==> flow/design.v <==
module conv_1d #(
    parameter DATA_WIDTH  = 8,
    parameter KERNEL_SIZE = 16
) (
    input logic clk,
    input logic arst_n,
    input  logic [DATA_WIDTH-1:0] signal_data,
    input  logic                  signal_vld,
    input  logic                  signal_last,
    output logic                  signal_rdy,
    input  logic [KERNEL_SIZE*DATA_WIDTH-1:0] kernel,
    output logic [DATA_WIDTH*2+$clog2(KERNEL_SIZE)-1:0] result_data,
    output logic                    result_vld,
    output logic                    result_last,
    input  logic                    result_rdy
);
  localparam PRODUCT_WIDTH = (DATA_WIDTH * 2);
  localparam RESULT_WIDTH  = PRODUCT_WIDTH + $clog2(KERNEL_SIZE);
  logic [KERNEL_SIZE-1:0][DATA_WIDTH-1:0] signal_buf;
  logic shift_vld;
  logic shift_last;
  always_ff @(posedge clk or negedge arst_n) begin
    if (!arst_n) begin
      signal_buf <= '0;
      shift_vld <= 1'b0;
      shift_last <= 1'b0;
    end else begin 
      if (signal_vld) begin  
        signal_buf <= {signal_data, signal_buf[KERNEL_SIZE-1:1]}; 
      end
      shift_vld <= signal_vld;
      shift_last <= signal_vld & signal_last;
    end
  end
  logic [KERNEL_SIZE-1:0][PRODUCT_WIDTH-1:0] products;
  always_comb begin
    for (int i = 0; i < KERNEL_SIZE; i++) begin
      products[i] = kernel[i*DATA_WIDTH +: DATA_WIDTH] * signal_buf[i];
    end
  end
  logic [KERNEL_SIZE-1:0][PRODUCT_WIDTH-1:0] products_buf;
  logic products_vld;
  logic products_last;
  always_ff @(posedge clk or negedge arst_n) begin
    if (!arst_n) begin
      products_buf <= '0;
      products_vld <= 1'b0;
      products_last <= 1'b0;
    end else begin
      products_buf <= products;
      products_vld <= shift_vld;
      products_last <= shift_last;
    end
  end
  logic [RESULT_WIDTH-1:0] sum;
  always_comb begin
    sum = 0;
    for (int i = 0; i < KERNEL_SIZE; i++) begin
      sum += products_buf[i];
    end
  end
  logic [RESULT_WIDTH-1:0] sum_buf;
  logic sum_vld;
  logic sum_last;
  always_ff @(posedge clk or negedge arst_n) begin
    if (!arst_n) begin
      sum_buf <= '0;
      sum_vld <= 1'b0;
      sum_last <= 1'b0;
    end else begin
      sum_buf <= sum;
      sum_vld <= products_vld;
      sum_last <= products_last;
    end
  end
  assign result_data = sum_buf;
  assign result_vld  = sum_vld;
  assign result_last = sum_last;
  assign signal_rdy  = 1'b1;
endmodule
* Tool chain data of conv_1d
The steps from the RTL of conv_1d to its reports follow in flow order.
Lines are those of the file above, counted from 1.
Operators: Yosys type, input widths -> output width; for muxes data width and select width s.
Cell names lack the library's common part.
The mark n/a stands for no value.
- Design top :: conv_1d
- Clock :: clk
- Standard-cell library :: sky130hd
- Corner :: tt_025C_1v80

* Word level
Yosys after proc, flatten, opt, wreduce and memory -nomap, before mapping. Enables and synchronous resets that opt folds into registers are not counted as muxes. Memory bits, and registers merged into a memory's read port (data or address), are not among the register bits. Print and check cells are not counted. Equal cells are merged and count once.
- Bits in registers :: 410
- Input bits :: 141
- Output and inout port bits :: 23
- Add/sub/neg operators :: 15
- Bitwise gates (word level) :: 1
- Multiply operators :: 16
** Operator list (count)
- $mul 8x8->16 :: 16
- $add 20x16->20 :: 11
- $add 19x16->20 :: 1
- $add 18x16->19 :: 1
- $add 17x16->18 :: 1
- $add 16x16->17 :: 1
- $and 1x1->1 :: 1

* Depth
Depth = most cells in a row (Yosys ltp): at word level without a register or memory, in the mapped netlist without a sequential cell, where the memories' decode and read muxes count.
- Depth in word-level cells :: 15
- ABC_AREA :: 0
- Depth in mapped cells :: 20
- Depth with buffers taken out :: 20

* After synthesis
Yosys stat after the flow's synthesis: flattened, memories mapped to cells. It holds for the ABC_AREA given above (unset counts as 0); a run with the other value may have another netlist.
- Buffers :: 125
- Cells in the netlist :: 5167
- Chip area (Yosys) :: 51282.9 µm²
- Flip-flop cells :: 410
** Cell types
- fa_1 :: count 796, total area 1.59E+04 µm²
- dfrtp_1 :: count 410, total area 1.03E+04 µm²
- ha_1 :: count 605, total area 7569.76 µm²
- inv_1 :: count 1131, total area 4.25E+03 µm²
- and2_1 :: count 556, total area 3.48E+03 µm²
- nand2_1 :: count 548, total area 2.06E+03 µm²
- mux2_2 :: count 128, total area 1.44E+03 µm²
- xnor2_1 :: count 139, total area 1.22E+03 µm²
- a21oi_1 :: count 123, total area 615.59 µm²
- clkbuf_1 :: count 123, total area 461.693 µm²
- o21ai_0 :: count 86, total area 430.413 µm²
- nor2_1 :: count 99, total area 371.606 µm²
- a21o_1 :: count 49, total area 367.853 µm²
- xor2_1 :: count 37, total area 324.061 µm²
- nand2b_1 :: count 32, total area 200.192 µm²
- nor2b_1 :: count 29, total area 181.424 µm²
- o21a_1 :: count 22, total area 165.158 µm²
- nor3_1 :: count 30, total area 150.144 µm²
Other cell types: 47; their cells: 224.

* Path before layout
Source: OpenSTA report_checks on the synthesized netlist (no wires, ideal clock, input and output delay 20% of the period each), path of least setup slack; recovery checks are left aside. Register names are those of the netlist, which keeps one name where synthesis merged equal registers.
- Path type :: flip-flop to flip-flop
- From :: register (name not given)
- To :: register sum_buf[18]
- Slack :: 632 ps
- Period :: 6000 ps
- Library setup time :: 128 ps
- Delay of the path :: 5368 ps
- Path buffers :: 0
- Stages :: 19
- Required time :: 5872 ps
- Time at the first pin :: 0 ps
- Arrival :: 5240 ps
- Period reached after synthesis :: 5368 ps
"delay of the path" = arrival - input delay + setup time.
"stages": output pins that drive a net of the path, with the launching flip-flop's if there is one; two outputs of one cell count as two.
"period reached after synthesis" is the clock period less the worst setup slack; recovery checks do not enter. This is arithmetic on one report: input and output delays are still those of the set period (20% each).
The rows between start and end are the longest chain of elaborated cells between them; the timing report does not say that the signal goes this way. Where chains are equally long, one stands for them.
Each line given opens the expression or statement behind the cell; cells for indexed reads and writes are added by Yosys, which also makes memories of some case tables.
- Cells stage by stage :: dfrtp_1 -> fa_1 -> inv_1 -> fa_1 -> inv_1 -> fa_1 -> fa_1 -> fa_1 -> inv_1 -> fa_1 -> inv_1 -> ha_1 -> fa_1 -> a211oi_1 -> o21ai_0 -> a31oi_2 -> o21ai_1 -> mux2i_1 -> xor2_1
- Cells in the longest elaborated chain :: 10
- Elaborated cells on any way between the ends :: 10
- RTL lines with such cells :: 1
- Those cells by class :: add/sub (10)
** Ends and longest elaborated chain, after synthesis
- start: declaration :: RTL line 41
- start: assignment :: RTL line 46
- start: assignment :: RTL line 50
- $add 20x16->20 (10 in a row) :: RTL line 59
- end: assignment :: RTL line 67 : sum_buf <= '0;
- end: assignment :: RTL line 71 : sum_buf <= sum;
- end: declaration :: RTL line 62 : logic [RESULT_WIDTH-1:0] sum_buf;

* Worst path after layout
From the final timing report of run A: the path of least setup slack in the routed layout; clock arrival at registers is part of the times.
The path's times are printed in steps of 10 ps; the period is the one set.
- Path type :: flip-flop to flip-flop
- From :: register (name not given)
- To :: register sum_buf[18]
- Library setup time :: 70 ps
- Period :: 6000 ps
- Arrival :: 6310 ps
- Required time :: 6570 ps
- Slack :: 250 ps
- Stages :: 19
- Path buffers :: 0
- Time at the first pin :: 640 ps
The rows between start and end are the longest chain of elaborated cells between them; the timing report does not say that the signal goes this way. Where chains are equally long, one stands for them.
- Cells stage by stage :: dfrtp_1 -> fa_1 -> inv_1 -> fa_1 -> inv_1 -> fa_1 -> fa_1 -> fa_1 -> inv_1 -> fa_1 -> inv_1 -> ha_1 -> fa_1 -> a211oi_2 -> o21ai_0 -> a31oi_2 -> o21ai_1 -> mux2i_1 -> xor2_1
- Cells in the longest elaborated chain :: 10
- Elaborated cells on any way between the ends :: 10
- RTL lines with such cells :: 1
- Those cells by class :: add/sub (10)
** Ends and longest elaborated chain, post-layout
- start: declaration :: RTL line 41
- start: assignment :: RTL line 46
- start: assignment :: RTL line 50
- $add 20x16->20 (10 in a row) :: RTL line 59
- end: assignment :: RTL line 67 : sum_buf <= '0;
- end: assignment :: RTL line 71 : sum_buf <= sum;
- end: declaration :: RTL line 62 : logic [RESULT_WIDTH-1:0] sum_buf;

Hand-over note for conv_1d

Stored flow runs of conv_1d (4 of them; Yosys, OpenROAD, sky130hd). They differ in their settings and are not a sequence. Constraints: input delay and output delay 20% of the set period each, output load 0.01 pF.
"achieved period" means the clock period less the worst setup slack. The figure is calculated, with input and output delays left at 20% of the set period.
"worst setup path time" = time allowed to the worst setup path (clock period - input delay - output delay, where it has them) - its slack; a late launch clock adds to it, a late capture clock takes from it.
"worst setup path time" is given in steps of 10 ps.

* Run A
** Files
==> flow/run.sh <==
#!/bin/bash
# the make line also repeats the synthesis and layout settings of config.mk as NAME=value (left out here)
make -C /OpenROAD-flow-scripts/flow DESIGN_CONFIG=/design/flow/config.mk WORK_HOME=/design/flow/orfs CLKGATE_MAP_FILE= finish
==> flow/config.mk <==
export PLATFORM = sky130hd
export DESIGN_NAME = conv_1d
export DESIGN_NICKNAME = conv_1d
export VERILOG_FILES = /design/flow/design.v
export SDC_FILE = /design/flow/constraint.sdc
export NUM_CORES = 4
export LEC_CHECK = 0
export CAP_MARGIN = 20
export CORE_MARGIN = 2
export CORE_UTILIZATION = 38
export SETUP_SLACK_MARGIN = -0.13
export SLEW_MARGIN = 10
==> flow/constraint.sdc <==
create_clock -name core_clock -period 6.0 [get_ports {clk}]
set_input_delay 1.2000 -clock core_clock [delete_from_list [all_inputs] [get_ports {clk}]]
set_output_delay 1.2000 -clock core_clock [all_outputs]
set_load 0.01 [all_outputs]
** Results
- Area of the die :: 137908.0 µm²
- Utilization of the finished layout :: 42.8%
- Sum of negative setup slack :: 0 ps
- Worst setup path time :: 5750 ps
- Type of the worst setup path :: flip-flop to flip-flop
- Standard-cell area after routing :: 57167.3 µm²
- Cell area after synthesis :: 51282.9 µm²
- Setup slack of the worst path :: 253 ps
- Achieved period :: 5747 ps

* Run B
** Files
==> flow/run.sh <==
#!/bin/bash
# the make line also repeats the synthesis and layout settings of config.mk as NAME=value (left out here)
make -C /OpenROAD-flow-scripts/flow DESIGN_CONFIG=/design/flow/config.mk WORK_HOME=/design/flow/orfs CLKGATE_MAP_FILE= finish
==> flow/config.mk <==
export PLATFORM = sky130hd
export DESIGN_NAME = conv_1d
export DESIGN_NICKNAME = conv_1d
export VERILOG_FILES = /design/flow/design.v
export SDC_FILE = /design/flow/constraint.sdc
export NUM_CORES = 4
export LEC_CHECK = 0
export ABC_AREA = 0
export CAP_MARGIN = 20
export CELL_PAD_IN_SITES_GLOBAL_PLACEMENT = 1
export CORE_ASPECT_RATIO = 1.01
export CORE_MARGIN = 10
export CORE_UTILIZATION = 40
export CTS_CLUSTER_DIAMETER = 181
export HOLD_SLACK_MARGIN = -0.03
export MAX_ROUTING_LAYER = met4
export MIN_ROUTING_LAYER = met2
export PLACE_DENSITY = 0.39
export SETUP_SLACK_MARGIN = 0.53
export SLEW_MARGIN = 40
export TNS_END_PERCENT = 40
==> flow/constraint.sdc <==
create_clock -name core_clock -period 6.0 [get_ports {clk}]
set_input_delay 1.2000 -clock core_clock [delete_from_list [all_inputs] [get_ports {clk}]]
set_output_delay 1.2000 -clock core_clock [all_outputs]
set_load 0.01 [all_outputs]
** Results
- Area of the die :: 142930.0 µm²
- Utilization of the finished layout :: 45.4%
- Sum of negative setup slack :: 0 ps
- Worst setup path time :: 5540 ps
- Type of the worst setup path :: flip-flop to flip-flop
- Standard-cell area after routing :: 57590.2 µm²
- Cell area after synthesis :: 51282.9 µm²
- Setup slack of the worst path :: 457 ps
- Achieved period :: 5543 ps

* Run C
** Files
==> flow/run.sh <==
#!/bin/bash
# the make line also repeats the synthesis and layout settings of config.mk as NAME=value (left out here)
make -C /OpenROAD-flow-scripts/flow DESIGN_CONFIG=/design/flow/config.mk WORK_HOME=/design/flow/orfs CLKGATE_MAP_FILE= finish
==> flow/config.mk <==
export PLATFORM = sky130hd
export DESIGN_NAME = conv_1d
export DESIGN_NICKNAME = conv_1d
export VERILOG_FILES = /design/flow/design.v
export SDC_FILE = /design/flow/constraint.sdc
export NUM_CORES = 4
export LEC_CHECK = 0
export ABC_AREA = 1
export CAP_MARGIN = 20
export CORE_MARGIN = 2
export CORE_UTILIZATION = 40
export SLEW_MARGIN = 40
==> flow/constraint.sdc <==
create_clock -name core_clock -period 6.0 [get_ports {clk}]
set_input_delay 1.2000 -clock core_clock [delete_from_list [all_inputs] [get_ports {clk}]]
set_output_delay 1.2000 -clock core_clock [all_outputs]
set_load 0.01 [all_outputs]
** Results
- Area of the die :: 136501.0 µm²
- Utilization of the finished layout :: 43.7%
- Sum of negative setup slack :: 0 ps
- Worst setup path time :: 5280 ps
- Type of the worst setup path :: flip-flop to flip-flop
- Standard-cell area after routing :: 58069.4 µm²
- Cell area after synthesis :: 53425.0 µm²
- Setup slack of the worst path :: 717 ps
- Achieved period :: 5283 ps

* Run D
** Files
==> flow/run.sh <==
#!/bin/bash
# the make line also repeats the synthesis and layout settings of config.mk as NAME=value (left out here)
make -C /OpenROAD-flow-scripts/flow DESIGN_CONFIG=/design/flow/config.mk WORK_HOME=/design/flow/orfs CLKGATE_MAP_FILE= finish
==> flow/config.mk <==
export PLATFORM = sky130hd
export DESIGN_NAME = conv_1d
export DESIGN_NICKNAME = conv_1d
export VERILOG_FILES = /design/flow/design.v
export SDC_FILE = /design/flow/constraint.sdc
export NUM_CORES = 4
export LEC_CHECK = 0
export CAP_MARGIN = 5
export CELL_PAD_IN_SITES_DETAIL_PLACEMENT = 0
export CELL_PAD_IN_SITES_GLOBAL_PLACEMENT = 2
export CORE_MARGIN = 2
export CORE_UTILIZATION = 28
export GPL_ROUTABILITY_DRIVEN = 0
export MIN_ROUTING_LAYER = met2
export PLACE_DENSITY_LB_ADDON = 0.03
export SLEW_MARGIN = 20
==> flow/constraint.sdc <==
create_clock -name core_clock -period 7.49 [get_ports {clk}]
set_input_delay 1.4980 -clock core_clock [delete_from_list [all_inputs] [get_ports {clk}]]
set_output_delay 1.4980 -clock core_clock [all_outputs]
set_load 0.01 [all_outputs]
** Results
- Area of the die :: 186594.0 µm²
- Utilization of the finished layout :: 31.7%
- Sum of negative setup slack :: 0 ps
- Worst setup path time :: 6170 ps
- Type of the worst setup path :: flip-flop to flip-flop
- Standard-cell area after routing :: 57925.6 µm²
- Cell area after synthesis :: 51282.9 µm²
- Setup slack of the worst path :: 1324 ps
- Achieved period :: 6166 ps

End of note.
